==> flow/design.v <==
`timescale 1ns / 1ps
module CAN_TX(
        input wire clk,
        input wire rst,
        input wire sig,  
        output reg can_tx, output reg rst_n,
        output reg led,
        output reg [14:0] crc_reg,          
        output reg [3:0] dlc,               
        output reg [10:0] id,
        output reg [3:0] current_state,
        output reg [15:0]bit_counter ,
        output reg [63:0] data,
        output reg send_frame, sending_frame,idle      
    );
parameter IDLE = 0, SOF = 1, ID_STATE = 2, RTR = 3, IDE = 4, R0 = 5, DLC_STATE = 6, 
          DATA_STATE = 7, CRC_STATE = 8, DEL1 = 9, ACK_STATE = 10, DEL2 = 11, EOF_STATE = 12;
          parameter DEBOUNCE_MAX = 100000;  
          reg [16:0] debounce_counter;
          reg btn1_stable;
          reg btn1_last;
always @(posedge clk) begin
              if (sig != btn1_last) begin
                  debounce_counter <= DEBOUNCE_MAX;
              end else if (debounce_counter > 0) begin
                  debounce_counter <= debounce_counter - 1;
              end else begin
                  btn1_stable <= sig;
              end
              btn1_last <= sig;  
          end
wire SOF_BIT = 1'b0;
reg [3:0] next_state;
always @(posedge clk)
begin
  if (rst) begin
        rst_n <= 1'b0;
        led <= 1'b0;
        data <= 64'b0;
        id <= 11'b0;
        send_frame <= 1'b0;
        dlc <= 4'b0;
  end
  else if (sig) begin
        rst_n <= 1'b1;
        data <= 64'hAABBCCDDEEFF0001;
        id <= 11'b10000000001;
        send_frame <= 1'b1;
         led <= 1'b1;
        dlc[3:0] <=4'b1000;
    end        
    else begin
        rst_n <= 1'b0;
         led <= 1'b0;
        data <= 64'b0;  
        send_frame <= 1'b0;
     end   
end 
always @ (posedge clk) begin: STATE_MEMORY
    if (rst)
        current_state <= IDLE;
    else if (!send_frame)
        current_state <= IDLE;
    else if (send_frame)
        current_state <= next_state;
end	
always @(*) 
begin: NEXT_STATE_LOGIC
    case (current_state)
        IDLE: 
                next_state = SOF;
        SOF: 
            if (send_frame && !idle)
                next_state = ID_STATE;
            else 
                next_state = SOF;
        ID_STATE: 
            if (sending_frame && bit_counter == 11)begin 
                next_state = RTR; 
                end
            else 
                next_state = ID_STATE;
        RTR: 
            if (sending_frame) 
                next_state = IDE; 
            else 
                next_state = RTR;
        IDE: 
            if (sending_frame) 
                next_state = R0; 
            else 
                next_state = IDE;
        R0:
            if (sending_frame) 
                next_state = DLC_STATE; 
            else 
                next_state = R0;
        DLC_STATE: 
            if (sending_frame && bit_counter == 4) 
                next_state = DATA_STATE; 
            else 
                next_state = DLC_STATE;
        DATA_STATE: 
            if (sending_frame && bit_counter == (dlc * 8)) 
                next_state = CRC_STATE; 
            else 
                next_state = DATA_STATE;
        CRC_STATE: 
            if (sending_frame && bit_counter == 15) 
                next_state = DEL1; 
            else 
                next_state = CRC_STATE;
        DEL1:
            if (sending_frame) 
                next_state = ACK_STATE; 
            else 
                next_state = DEL1;        
        ACK_STATE: 
            if (sending_frame) 
                next_state = DEL2; 
            else 
                next_state = ACK_STATE;
        DEL2:
            if (sending_frame) 
                next_state = EOF_STATE; 
            else 
                next_state = DEL2;
        EOF_STATE: 
            if (sending_frame && bit_counter == 6) begin
                next_state = IDLE; 
                end
            else 
                next_state = EOF_STATE;
        default: 
            next_state = IDLE;
    endcase
end	
always @ (posedge clk) 
begin: OUTPUT_LOGIC
    if (rst) begin
        can_tx <= 1'b1;
        sending_frame <= 1'b0;
        bit_counter <= 0;
        crc_reg <= 15'b0;
        idle <= 1'b1;
    end else if (!rst_n) begin
        can_tx <= 1'b1;          
        sending_frame <= 1'b0;
        bit_counter <= 0;
        crc_reg <= 15'b0;
    end else begin
        case (current_state)
            IDLE: 
                if (send_frame && !sending_frame && idle) begin
                    sending_frame <= 1'b1;
                    idle<=1'b0;
                    can_tx <= SOF_BIT;    
                     end else begin
                        can_tx <= 1'b1;        
                end
            SOF: begin 
               can_tx <= id[10 - bit_counter];
               bit_counter <= bit_counter + 1;
            end
            ID_STATE: 
              begin
                can_tx <= id[10 - bit_counter];   
                bit_counter <= bit_counter + 1;
                if (bit_counter == 11) begin
                    can_tx <= 1'b0;
                    bit_counter <= 0;
                end        
              end
            RTR: 
              begin
                    can_tx <= 1'b0;
            end
            IDE: 
            begin
                can_tx <= 1'b0;   
            end
            R0:
              begin
                can_tx <= dlc[3 - bit_counter];
                 bit_counter <= bit_counter + 1;
            end
            DLC_STATE:
               begin
                can_tx <= dlc[3 - bit_counter];   
                bit_counter <= bit_counter + 1;
                if (bit_counter == 4) begin
                    bit_counter <= 1;
                    can_tx <= data[63];
                end  
            end
            DATA_STATE:  
              begin
                can_tx <= (bit_counter <= 63) ? data[63-bit_counter] : 1'b0;   
                bit_counter <= bit_counter + 1;
                if (bit_counter == (dlc * 8))
                    bit_counter <= 0;
            end
            CRC_STATE: 
            begin
                bit_counter <= bit_counter + 1;
                if (bit_counter == 15)
                    bit_counter <= 0;
            end
            DEL1:  
             begin
                can_tx <= 1'b1; 
            end
            ACK_STATE: 
                can_tx <= 1'b1;   
            DEL2:
            begin
                can_tx <= 1'b1;  
            end
            EOF_STATE:  
            begin
                can_tx <= 1'b1;   
                bit_counter <= bit_counter + 1;
                if (bit_counter == 6) begin
                    bit_counter <= 0;
                    sending_frame <= 0;
                    idle <=1'b1;
                end
            end
            default:
            can_tx <=1;
        endcase
  end  
end
function [14:0] nextCRC;
    input new_bit;
    input [14:0] crc_in;
    begin
        nextCRC[14] = crc_in[13] ^ new_bit;
        nextCRC[13] = crc_in[12] ^ crc_in[14] ^ new_bit;
        nextCRC[12] = crc_in[11];
        nextCRC[11] = crc_in[10] ^ crc_in[14] ^ new_bit;
        nextCRC[10] = crc_in[9];
        nextCRC[9]  = crc_in[8]  ^ crc_in[14] ^ new_bit;
        nextCRC[8]  = crc_in[7];
        nextCRC[7]  = crc_in[6];
        nextCRC[6]  = crc_in[5]  ^ crc_in[14] ^ new_bit;
        nextCRC[5]  = crc_in[4];
        nextCRC[4]  = crc_in[3]  ^ crc_in[14] ^ new_bit;
        nextCRC[3]  = crc_in[2];
        nextCRC[2]  = crc_in[1];
        nextCRC[1]  = crc_in[0]  ^ crc_in[14] ^ new_bit;
        nextCRC[0]  = new_bit;
    end
endfunction
endmodule
`timescale 1ns / 1ps
module CAN_RX (
    input wire clk,
    input wire rst,
    input wire can_rx_buf, 
    output reg SOF_detected,
    output reg receiving_frame,
    output reg can_rx,
    output reg [10:0] id_rx,     
    output reg [3:0] dlc_rx,     
    output reg [63:0] crc_rx,
    output reg [63:0] data_rx,   
    output reg [3:0] current_state,
    output reg [31:0] state_ascii,
    output reg red,
    output reg green,
    output reg blue,
    output reg debug_led,
    output reg [15:0]bit_counter, 
    output reg frame_valid  
);
    reg [14:0] crc_reg;
    reg rtr;
    reg r0;
    reg sof;
    reg [4:0] next_state;
    reg rst_n;
    parameter IDLE = 0, SOF = 1, ID_STATE = 2, RTR = 3, IDE = 4, R0 = 5, DLC_STATE = 6, 
              DATA_STATE = 7, CRC_STATE = 8, DEL1 = 9, ACK_STATE = 10, DEL2=11, EOF_STATE = 12;
    reg [3:0] data_length;
always @(*) begin
        case (current_state)
            IDLE:       state_ascii = "IDLE";  
            SOF:        state_ascii = "SOF ";  
            ID_STATE:   state_ascii = "ID  ";  
            RTR:        state_ascii = "RTR ";  
            IDE:        state_ascii = "IDE ";  
            R0:         state_ascii = "R0  ";  
            DLC_STATE:  state_ascii = "DLC ";  
            DATA_STATE: state_ascii = "DATA";  
            CRC_STATE:  state_ascii = "CRC ";  
            DEL1:       state_ascii = "DEL1";  
            ACK_STATE:  state_ascii = "ACK ";  
            DEL2:       state_ascii = "DEL2";  
            EOF_STATE:  state_ascii = "EOF ";  
            default:    state_ascii = "UNK ";  
        endcase
    end
always @(posedge clk)
begin   
    if (rst) begin
    SOF_detected <= 0;
    receiving_frame <= 0;
    end
    else begin
    if (current_state == IDLE && !can_rx && !SOF_detected)begin
    SOF_detected <=1;
    receiving_frame <= 1'b1;
    end
    else begin
    if (current_state != IDLE && SOF_detected)
    SOF_detected <=1;
    end
    if (current_state == EOF_STATE && bit_counter==6 && SOF_detected)
    SOF_detected <=0;
    end
end    
always @(posedge clk)
begin   
    if (rst) begin
        current_state <= IDLE;
    end
    else if (receiving_frame) begin       
        current_state <= next_state;
    end        
    else begin
        current_state <= IDLE;
     end
end      
    always @(*) begin
        can_rx = can_rx_buf; 
    end
    always @(*)
    begin: NEXT_STATE_LOGIC
        case (current_state)
            IDLE: 
                if (SOF_detected)
                    next_state = ID_STATE; 
                else 
                    next_state = IDLE;
            SOF: 
                if (bit_counter == 1) 
                    next_state = ID_STATE; 
                else 
                    next_state = SOF;
            ID_STATE: 
                if (frame_valid && bit_counter == 10) 
                    next_state = RTR; 
                else 
                    next_state = ID_STATE;
            RTR: 
                if (frame_valid)
                    next_state = IDE; 
                else 
                    next_state = RTR;
            IDE: 
                if (frame_valid) 
                    next_state = R0; 
                else 
                    next_state = IDE;
            R0:
                if (frame_valid) 
                    next_state = DLC_STATE; 
                else 
                    next_state = R0;
            DLC_STATE: 
                if (frame_valid && bit_counter == 3) 
                    next_state = DATA_STATE; 
                else 
                    next_state = DLC_STATE;
            DATA_STATE: 
                if (frame_valid && bit_counter == (data_length * 8)) 
                    next_state = CRC_STATE; 
                else 
                    next_state = DATA_STATE;
            CRC_STATE: 
                if (frame_valid && bit_counter == 14) 
                    next_state = DEL1; 
                else 
                    next_state = CRC_STATE;
            DEL1: 
                if (frame_valid) 
                    next_state = ACK_STATE; 
                else 
                    next_state = DEL1;        
            ACK_STATE: 
                if (frame_valid)
                    next_state = DEL2; 
                else 
                    next_state = ACK_STATE;
            DEL2: 
                if (frame_valid) 
                    next_state = EOF_STATE; 
                else 
                    next_state = DEL2;        
            EOF_STATE: 
                if (frame_valid && bit_counter == 6) 
                    next_state = IDLE; 
                else 
                    next_state = EOF_STATE;
            default: 
                next_state = IDLE;
        endcase 
    end	
always @(posedge clk)
begin
  if (rst) begin
    frame_valid <= 1'b0;
    debug_led <= 1'b0;
    id_rx <= 11'b0;
    dlc_rx <= 4'b0;
    data_rx <= 64'b0;
    crc_rx <= 64'b0;
    bit_counter <= 0;
    red <= 1'b0;
    green <= 1'b0;
    blue <= 1'b0;
    data_length = 4'b0;
  end
  else
  case (current_state)
  IDLE: begin
             if (receiving_frame && !frame_valid) begin
                 frame_valid <= 1'b1;
                 debug_led <= 1'b0;
                 id_rx[10 - bit_counter] <= can_rx;   
                 bit_counter <= bit_counter + 1;
                end else begin
                end 
                end
  SOF: begin
                            red <= 1'b1;
                            green <= 1'b0; 
                            blue <= 1'b1;  
                   id_rx[10 - bit_counter] <= can_rx;          
                   bit_counter <= bit_counter + 1;  
                end
  ID_STATE:  begin
                    id_rx[10 - bit_counter] <= can_rx;
                    bit_counter <= bit_counter + 1;
                    if (bit_counter == 10) begin
                        bit_counter <= 0;
                    end
                end
   RTR:   begin
                end
                IDE:   begin                           
                end
                R0:   begin                        
                end
  DLC_STATE: begin 
                    case (bit_counter)
                        0: dlc_rx[3] <= can_rx;   
                        1: dlc_rx[2] <= can_rx;
                        2: dlc_rx[1] <= can_rx;
                        3: dlc_rx[0] <= can_rx;   
                    endcase
                    bit_counter <= bit_counter + 1;
                    if (bit_counter == 3) begin
                        bit_counter <= 1;
                        red <= 1'b1;
                         green <= 1'b1; 
                         blue <= 1'b0;  
                    end
                end
                DATA_STATE:  begin
                    case (dlc_rx)
                                    4'b0000: data_length = 0;        
                                    4'b0001: data_length = 1;        
                                    4'b0010: data_length = 2;       
                                    4'b0011: data_length = 3;       
                                    4'b0100: data_length = 4;       
                                    4'b0101: data_length = 5;       
                                    4'b0110: data_length = 6;       
                                    4'b0111: data_length = 7;       
                                    4'b1000: data_length = 8;       
                           default: data_length = 0;     
                     endcase
                    if (((data_length*8))-bit_counter <= 63)
                    data_rx[((data_length*8))-bit_counter] <= can_rx;
                    bit_counter <= bit_counter + 1;
                    if (bit_counter == (data_length * 8) ) begin
                        bit_counter <= 0;
                        red <= 1'b1;
                            green <= 1'b0; 
                            blue <= 1'b0;  
                    end
                end
                CRC_STATE:  begin
                    crc_rx[bit_counter] <= can_rx;
                    bit_counter <= bit_counter + 1;
                    if (bit_counter == 14) begin
                        bit_counter <= 0;
                    end
                end
                DEL1:  begin
                end
                ACK_STATE:   begin
                end
                DEL2:  begin
                   red <= 1'b1;
                   green <= 1'b0; 
                   blue <= 1'b0;  
                end
                EOF_STATE:  begin
                    if (can_rx == 1'b1)    
                    bit_counter <= bit_counter + 1;
                    if (bit_counter == 4) begin
                        id_rx <= 11'b00000000000;
                        dlc_rx <= 4'b0000;
                    end      
                    if (bit_counter == 6) begin
                        bit_counter <= 0;
                        frame_valid <= 1'b0;   
                        debug_led <= 1'b1;
                        red <= 1'b0;
                        green <= 1'b1; 
                        blue <= 1'b1;
                    end
   end
   endcase                 
end   
endmodule
module can_node (
    input  wire        clk,
    input  wire        rst,
    input  wire        tx_sig,
    output wire        tx_can_tx,
    output wire        tx_rst_n,
    output wire        tx_led,
    output wire [14:0] tx_crc_reg,
    output wire [3:0]  tx_dlc,
    output wire [10:0] tx_id,
    output wire [3:0]  tx_current_state,
    output wire [15:0] tx_bit_counter,
    output wire [63:0] tx_data,
    output wire        tx_send_frame,
    output wire        tx_sending_frame,
    output wire        tx_idle,
    input  wire        rx_can_rx_buf,
    output wire        rx_SOF_detected,
    output wire        rx_receiving_frame,
    output wire        rx_can_rx,
    output wire [10:0] rx_id_rx,
    output wire [3:0]  rx_dlc_rx,
    output wire [63:0] rx_crc_rx,
    output wire [63:0] rx_data_rx,
    output wire [3:0]  rx_current_state,
    output wire [31:0] rx_state_ascii,
    output wire        rx_red,
    output wire        rx_green,
    output wire        rx_blue,
    output wire        rx_debug_led,
    output wire [15:0] rx_bit_counter,
    output wire        rx_frame_valid
);
    CAN_TX u_tx (
        .clk(clk), .rst(rst), .sig(tx_sig),
        .can_tx(tx_can_tx), .rst_n(tx_rst_n), .led(tx_led),
        .crc_reg(tx_crc_reg), .dlc(tx_dlc), .id(tx_id),
        .current_state(tx_current_state), .bit_counter(tx_bit_counter),
        .data(tx_data), .send_frame(tx_send_frame),
        .sending_frame(tx_sending_frame), .idle(tx_idle)
    );
    CAN_RX u_rx (
        .clk(clk), .rst(rst), .can_rx_buf(rx_can_rx_buf),
        .SOF_detected(rx_SOF_detected), .receiving_frame(rx_receiving_frame),
        .can_rx(rx_can_rx), .id_rx(rx_id_rx), .dlc_rx(rx_dlc_rx),
        .crc_rx(rx_crc_rx), .data_rx(rx_data_rx),
        .current_state(rx_current_state), .state_ascii(rx_state_ascii),
        .red(rx_red), .green(rx_green), .blue(rx_blue),
        .debug_led(rx_debug_led), .bit_counter(rx_bit_counter),
        .frame_valid(rx_frame_valid)
    );
endmodule
Step by step through the tools: can_node
Tool output for the design above, in the order of the flow. Line numbers count from 1 in the design file above. Cell names lack the library's common part. A cell with - has no value.

Design top: can_node. Clock port: clk. Standard-cell library: sky130hd. Library corner: tt_025C_1v80.

Word level
Counts by Yosys on the flattened word-level netlist (proc, flatten, opt, wreduce; memories kept). Print and check cells are left out. Memory sizes are those after Yosys's memory passes, which may raise the word count (mostly to a power of two), join words into wider ones and drop unused or constant bits.

The entry for register bits reads 264. Under memory bits (read-only) stands 464. Word width x clocked read ports: 25. The figure for memories is 2. Input port bits: 4. Output and inout bits: 323. Under elaborated cells stands 250.

Memory list: (no name shown) (depth 16, width 25, rd ports 1, write ports 0, RTL line 287) `case (current_state)`; (no name shown) (depth 16, width 4, rd ports 1, write ports 0, RTL line 472) `case (dlc_rx)`.

Add/sub/neg operators: 10. The entry for order comparisons reads 2. For equal/unequal tests the number is 50. The entry for shift operators reads 9. The figure for mux-type cells is 84. Bitwise gates (word level): 11. Reduce/logical cells: 56.

Operators by type and width (count): two-way mux 16 bit (12); bitwise AND 64 bit (2); OR 64 bit (2); inverter 64 bit (2); case mux 16 bit (select 7 bit) (1); case mux 4 bit (select 13 bit) (2); case mux 16 bit (select 6 bit) (1); negation 32 -> 33 bit (2); variable shift 1 x 17 -> 64 bit (1); variable shift 1 x 17 -> 64 bit with constant A (1); variable shift 1 x 33 -> 64 bit (1); variable shift 1 x 33 -> 64 bit with constant A (1); equality test 16 x 3 -> 1 bit with constant B (4); equality test 16 x 4 -> 1 bit with constant B (4); variable part select 64 x 32 -> 1 bit (1); two-way mux 64 bit (1); equality test 16 x 7 -> 1 bit (3); equality test 4 bit with constant B (10); subtractor 4 x 16 -> 17 bit with constant A (2); two-way mux 1 bit (34); variable shift 1 x 33 -> 11 bit (1); variable shift 1 x 33 -> 11 bit with constant A (1); case mux 11 bit (select 3 bit) (1); adder 16 x 1 -> 16 bit with constant B (2); equality test 16 x 2 -> 1 bit with constant B (2); less-or-equal comparator 32 x 6 -> 1 bit with constant B (1); equality test 4 x 3 -> 1 bit with constant B (8); variable part select 4 x 32 -> 1 bit (1).

Other operator kinds: 38; their cells: 118.

Longest topological paths
Longest topological path by Yosys (ltp), each cell counted once; first at word level (registers and memories cut), then after technology mapping (sequential cells cut; the memories' decode and read muxes count).

For depth after elaboration the number is 9. Under ABC_AREA stands 0. Under depth in mapped cells stands 20. The entry for depth with buffers taken out reads 15.

After synthesis
Source: synth_stat.txt of the flow (Yosys; design flattened, memories mapped). It holds for the ABC_AREA given above (unset counts as 0); a run with the other value may have another netlist. Totals and module areas in this step are rounded.

Cell types: dfxtp_1 (count 224, area in all 4.48E+03 sq um); nand2_1 (count 241, area in all 904.618 sq um); buf_4 (count 107, area in all 803.27 sq um); a21oi_1 (count 153, area in all 765.734 sq um); nand3_1 (count 139, area in all 695.667 sq um); nor2_1 (count 163, area in all 611.837 sq um); mux2i_1 (count 38, area in all 380.365 sq um); xnor2_1 (count 43, area in all 376.611 sq um); ha_1 (count 28, area in all 350.336 sq um); clkbuf_1 (count 87, area in all 326.563 sq um); xor2_1 (count 31, area in all 271.51 sq um); nor3_1 (count 53, area in all 265.254 sq um); nand2b_1 (count 32, area in all 200.192 sq um); nand4_1 (count 30, area in all 187.68 sq um); o21ai_0 (count 36, area in all 180.173 sq um); o21ai_1 (count 33, area in all 165.158 sq um); inv_1 (count 38, area in all 142.637 sq um); o41ai_1 (count 15, area in all 131.376 sq um).

Other cell types: 72; their cells: 305.

The figure for mapped cells is 1796. For cell area after synthesis the number is 13680 sq um. The figure for sequential part of the area is 4484 sq um. Flip-flop cells: 224. Under buffer cells stands 213.

The figures by module come from a second, unflattened synthesis with its own total; it is not the netlist above.

For cell total of the unflattened synthesis the number is 1735. Under area total of the unflattened synthesis stands 13240 sq um.

Rows give one instance, submodules left out.

By module: CAN_RX (times used 1, cells 1401, area 10650 sq um, seq. area 3984 sq um); CAN_TX (times used 1, cells 334, area 2592 sq um, seq. area 500.5 sq um); can_node (times used 1, cells 0, area 0.0 sq um, seq. area 0.0 sq um).

Worst setup path after synthesis
Source: OpenSTA report_checks on the synthesized netlist (no wires, ideal clock, input and output delay 20% of the period each), path of least setup slack; recovery checks are left aside. Register names are those of the netlist, which keeps one name where synthesis merged equal registers.

Path kind: flip-flop to flip-flop. Start: reg u_rx.bit_counter[0]. End: reg u_rx.data_rx[4]. Clock period: 7.0 ns. The entry for setup time reads 0.132 ns. Launch time at the first pin: 0.000 ns. For arrival time the number is 4.925 ns. Under data required time stands 6.868 ns. Under setup slack stands 1.943 ns. For path delay the number is 5.057 ns. For stages on the path the number is 21. The figure for path buffers is 5. Synthesis period reached: 5.057 ns.

"path delay" is the arrival time less input delay plus setup time. "stages on the path": output pins that drive a net of the path, with the launching flip-flop's if there is one; two outputs of one cell count as two. "synthesis period reached" is the clock period less the worst setup slack; recovery checks do not enter. This is arithmetic on one report: input and output delays are still those of the set period (20% each). Between the ends stands the longest chain of elaborated cells between them, by number of cells; it is not shown to be the way that was timed. Of several equally long chains one is given. A line is the first line of the expression or statement that the cell stems from. Yosys adds cells for indexed reads and writes and turns some case tables into memories. At most two assigning lines are given for a register; there are more. Where a signal picks the word or bit written, the line may be left out of the assigning lines.

Cells stage by stage: dfxtp_1 > clkbuf_1 > clkbuf_1 > inv_1 > ha_1 > nor2b_1 > clkbuf_1 > maj3_2 > xnor2_1 > nand2_1 > or4b_1 > nor3_1 > o211a_1 > ha_1 > nor4bb_1 > a32oi_1 > buf_2 > or4_1 > buf_6 > o21ai_2 > a21oi_1. Cells in the longest elaborated chain: 6. Elaborated cells between the ends (all ways): 9. Classes of those cells: 2 x add/sub; 1 x compare; 2 x shift; 3 x logic; 1 x reduce/logical.

Ends and longest elaborated chain, post-synthesis: start: declaration (RTL line 274) `output reg [15:0]bit_counter,`; start: assignment (RTL line 432) `bit_counter <= bit_counter + 1;`; start: assignment (RTL line 441) `bit_counter <= bit_counter + 1;`; subtractor 7 x 16 -> 17 bit (RTL line 485) `data_rx[((data_length*8))-bit_counter] <= can_rx;`; negation 32 -> 33 bit (RTL line 485); variable shift 1 x 33 -> 64 bit (RTL line 485); inverter 64 bit (RTL line 485); bitwise AND 64 bit (RTL line 485); OR 64 bit (RTL line 485); end: assignment (RTL line 417) `data_rx <= 64'b0;`; end: declaration (RTL line 267) `output reg [63:0] data_rx,`.

Path in the finished layout
Path of least setup slack in the final report of record 2 (OpenROAD, finished layout, wires in). Where an end is a register, its clock arrival counts in the times.

Path kind: flip-flop to flip-flop. Start: reg u_rx.dlc_rx[3]. End: reg u_rx.data_rx[3]. Clock period: 5.76 ns. The entry for setup time reads 0.16 ns. Launch time at the first pin: 0.55 ns. For arrival time the number is 4.65 ns. Under data required time stands 6.14 ns. Under setup slack stands 1.50 ns. For stages on the path the number is 19. The figure for path buffers is 3.

Between the ends stands the longest chain of elaborated cells between them, by number of cells; it is not shown to be the way that was timed. Of several equally long chains one is given. A memory read counts as a cell of the chain, while the word-level depth stops at memories. At most two assigning lines are given for a register; there are more. Where a signal picks the word or bit written, the line may be left out of the assigning lines.

Cells stage by stage: dfxtp_4 > buf_6 > nor2b_4 > ha_4 > buf_6 > a21oi_4 > nor2b_2 > a2111oi_4 > a211oi_2 > a211o_1 > nor3_2 > o211a_1 > ha_4 > nor4bb_1 > a32oi_1 > buf_6 > or4_4 > o21ai_2 > a21oi_1. Cells in the longest elaborated chain: 9. Elaborated cells between the ends (all ways): 12. Classes of those cells: 2 x add/sub; 1 x compare; 2 x shift; 2 x mux; 3 x logic; 1 x reduce/logical; 1 x memory.

Ends and longest elaborated chain, post-layout: start: declaration (RTL line 265) `output reg [3:0] dlc_rx,`; start: assignment (RTL line 416) `dlc_rx <= 4'b0;`; start: assignment (RTL line 458) `0: dlc_rx[3] <= can_rx;`; memory (16 x 4 bit) (RTL line 472) `case (dlc_rx)`; two-way mux 4 bit (RTL line 426) `case (current_state)`; two-way mux 4 bit (RTL line 412) `if (rst) begin`; subtractor 7 x 16 -> 17 bit (RTL line 485) `data_rx[((data_length*8))-bit_counter] <= can_rx;`; negation 32 -> 33 bit (RTL line 485); variable shift 1 x 33 -> 64 bit (RTL line 485); inverter 64 bit (RTL line 485); bitwise AND 64 bit (RTL line 485); OR 64 bit (RTL line 485); end: assignment (RTL line 417) `data_rx <= 64'b0;`; end: declaration (RTL line 267) `output reg [63:0] data_rx,`.

Subject: can_node on sky130hd, stored results

Hello all,

Design can_node on sky130hd. What follows are 4 stored runs of the flow, each under its own settings; their order means nothing. The constraints put input and output delay at 20% of the set period each and load the outputs with 0.01 pF. "reached clock period": clock period set for the run, less the worst setup slack. It is reckoned from that one timing run; input and output delays stay at 20% of the period that was set. "time used up by the worst setup path" = time allowed to the worst setup path (clock period - input delay - output delay, where it has them) - its slack; a late launch clock adds to it, a late capture clock takes from it. The results are shown rounded.

Record 1 has these settings: CAP_MARGIN 35; CORE_ASPECT_RATIO 0.54; CORE_UTILIZATION 72; GPL_ROUTABILITY_DRIVEN 0; MAX_ROUTING_LAYER met4; MIN_ROUTING_LAYER met2; SETUP_SLACK_MARGIN 1.94; period_ns 7.0; CORE_MARGIN 2; SLEW_MARGIN 20. Outcome: stopped before the end: routing reported GRT-0116.

Record 2 has these settings: CORE_UTILIZATION 40; SETUP_SLACK_MARGIN 1.6; period_ns 5.76; CAP_MARGIN 20; CORE_MARGIN 2; SLEW_MARGIN 20. The Yosys chip area after synthesis is 13,680 sq um. For the full die area the run shows 35,710 sq um. The std-cell area (final layout) is 18,250 sq um. The worst setup slack after layout comes to 1.496 ns. The measured setup TNS is 0.000 ns. The worst hold slack after layout reads 0.457 ns. The reached clock period comes to 4.264 ns. The time used up by the worst setup path comes to 4.26 ns. Worst setup path kind: flip-flop to flip-flop.

Record 3 has these settings: ABC_AREA 1; CAP_MARGIN 35; CORE_ASPECT_RATIO 0.54; CORE_UTILIZATION 42; CTS_CLUSTER_SIZE 93; GPL_ROUTABILITY_DRIVEN 1; MAX_ROUTING_LAYER met5; MIN_ROUTING_LAYER met2; SETUP_SLACK_MARGIN 1.13; period_ns 7.0; CORE_MARGIN 2; SLEW_MARGIN 20. The Yosys chip area after synthesis is 14,960 sq um. For the full die area the run shows 37,210 sq um. The std-cell area (final layout) is 18,380 sq um. The worst setup slack after layout comes to 1.383 ns. The measured setup TNS is 0.000 ns. The worst hold slack after layout reads 0.458 ns. The reached clock period comes to 5.617 ns. The time used up by the worst setup path comes to 5.62 ns. Worst setup path kind: flip-flop to flip-flop.

Record 4 has these settings: ABC_AREA 1; CAP_MARGIN 35; CORE_ASPECT_RATIO 0.54; CORE_UTILIZATION 42; GPL_ROUTABILITY_DRIVEN 1; MAX_ROUTING_LAYER met4; MIN_ROUTING_LAYER met2; SETUP_SLACK_MARGIN 1.13; period_ns 7.0; CORE_MARGIN 2; SLEW_MARGIN 20. Outcome: stopped before the end: routing reported GRT-0116.

Thanks
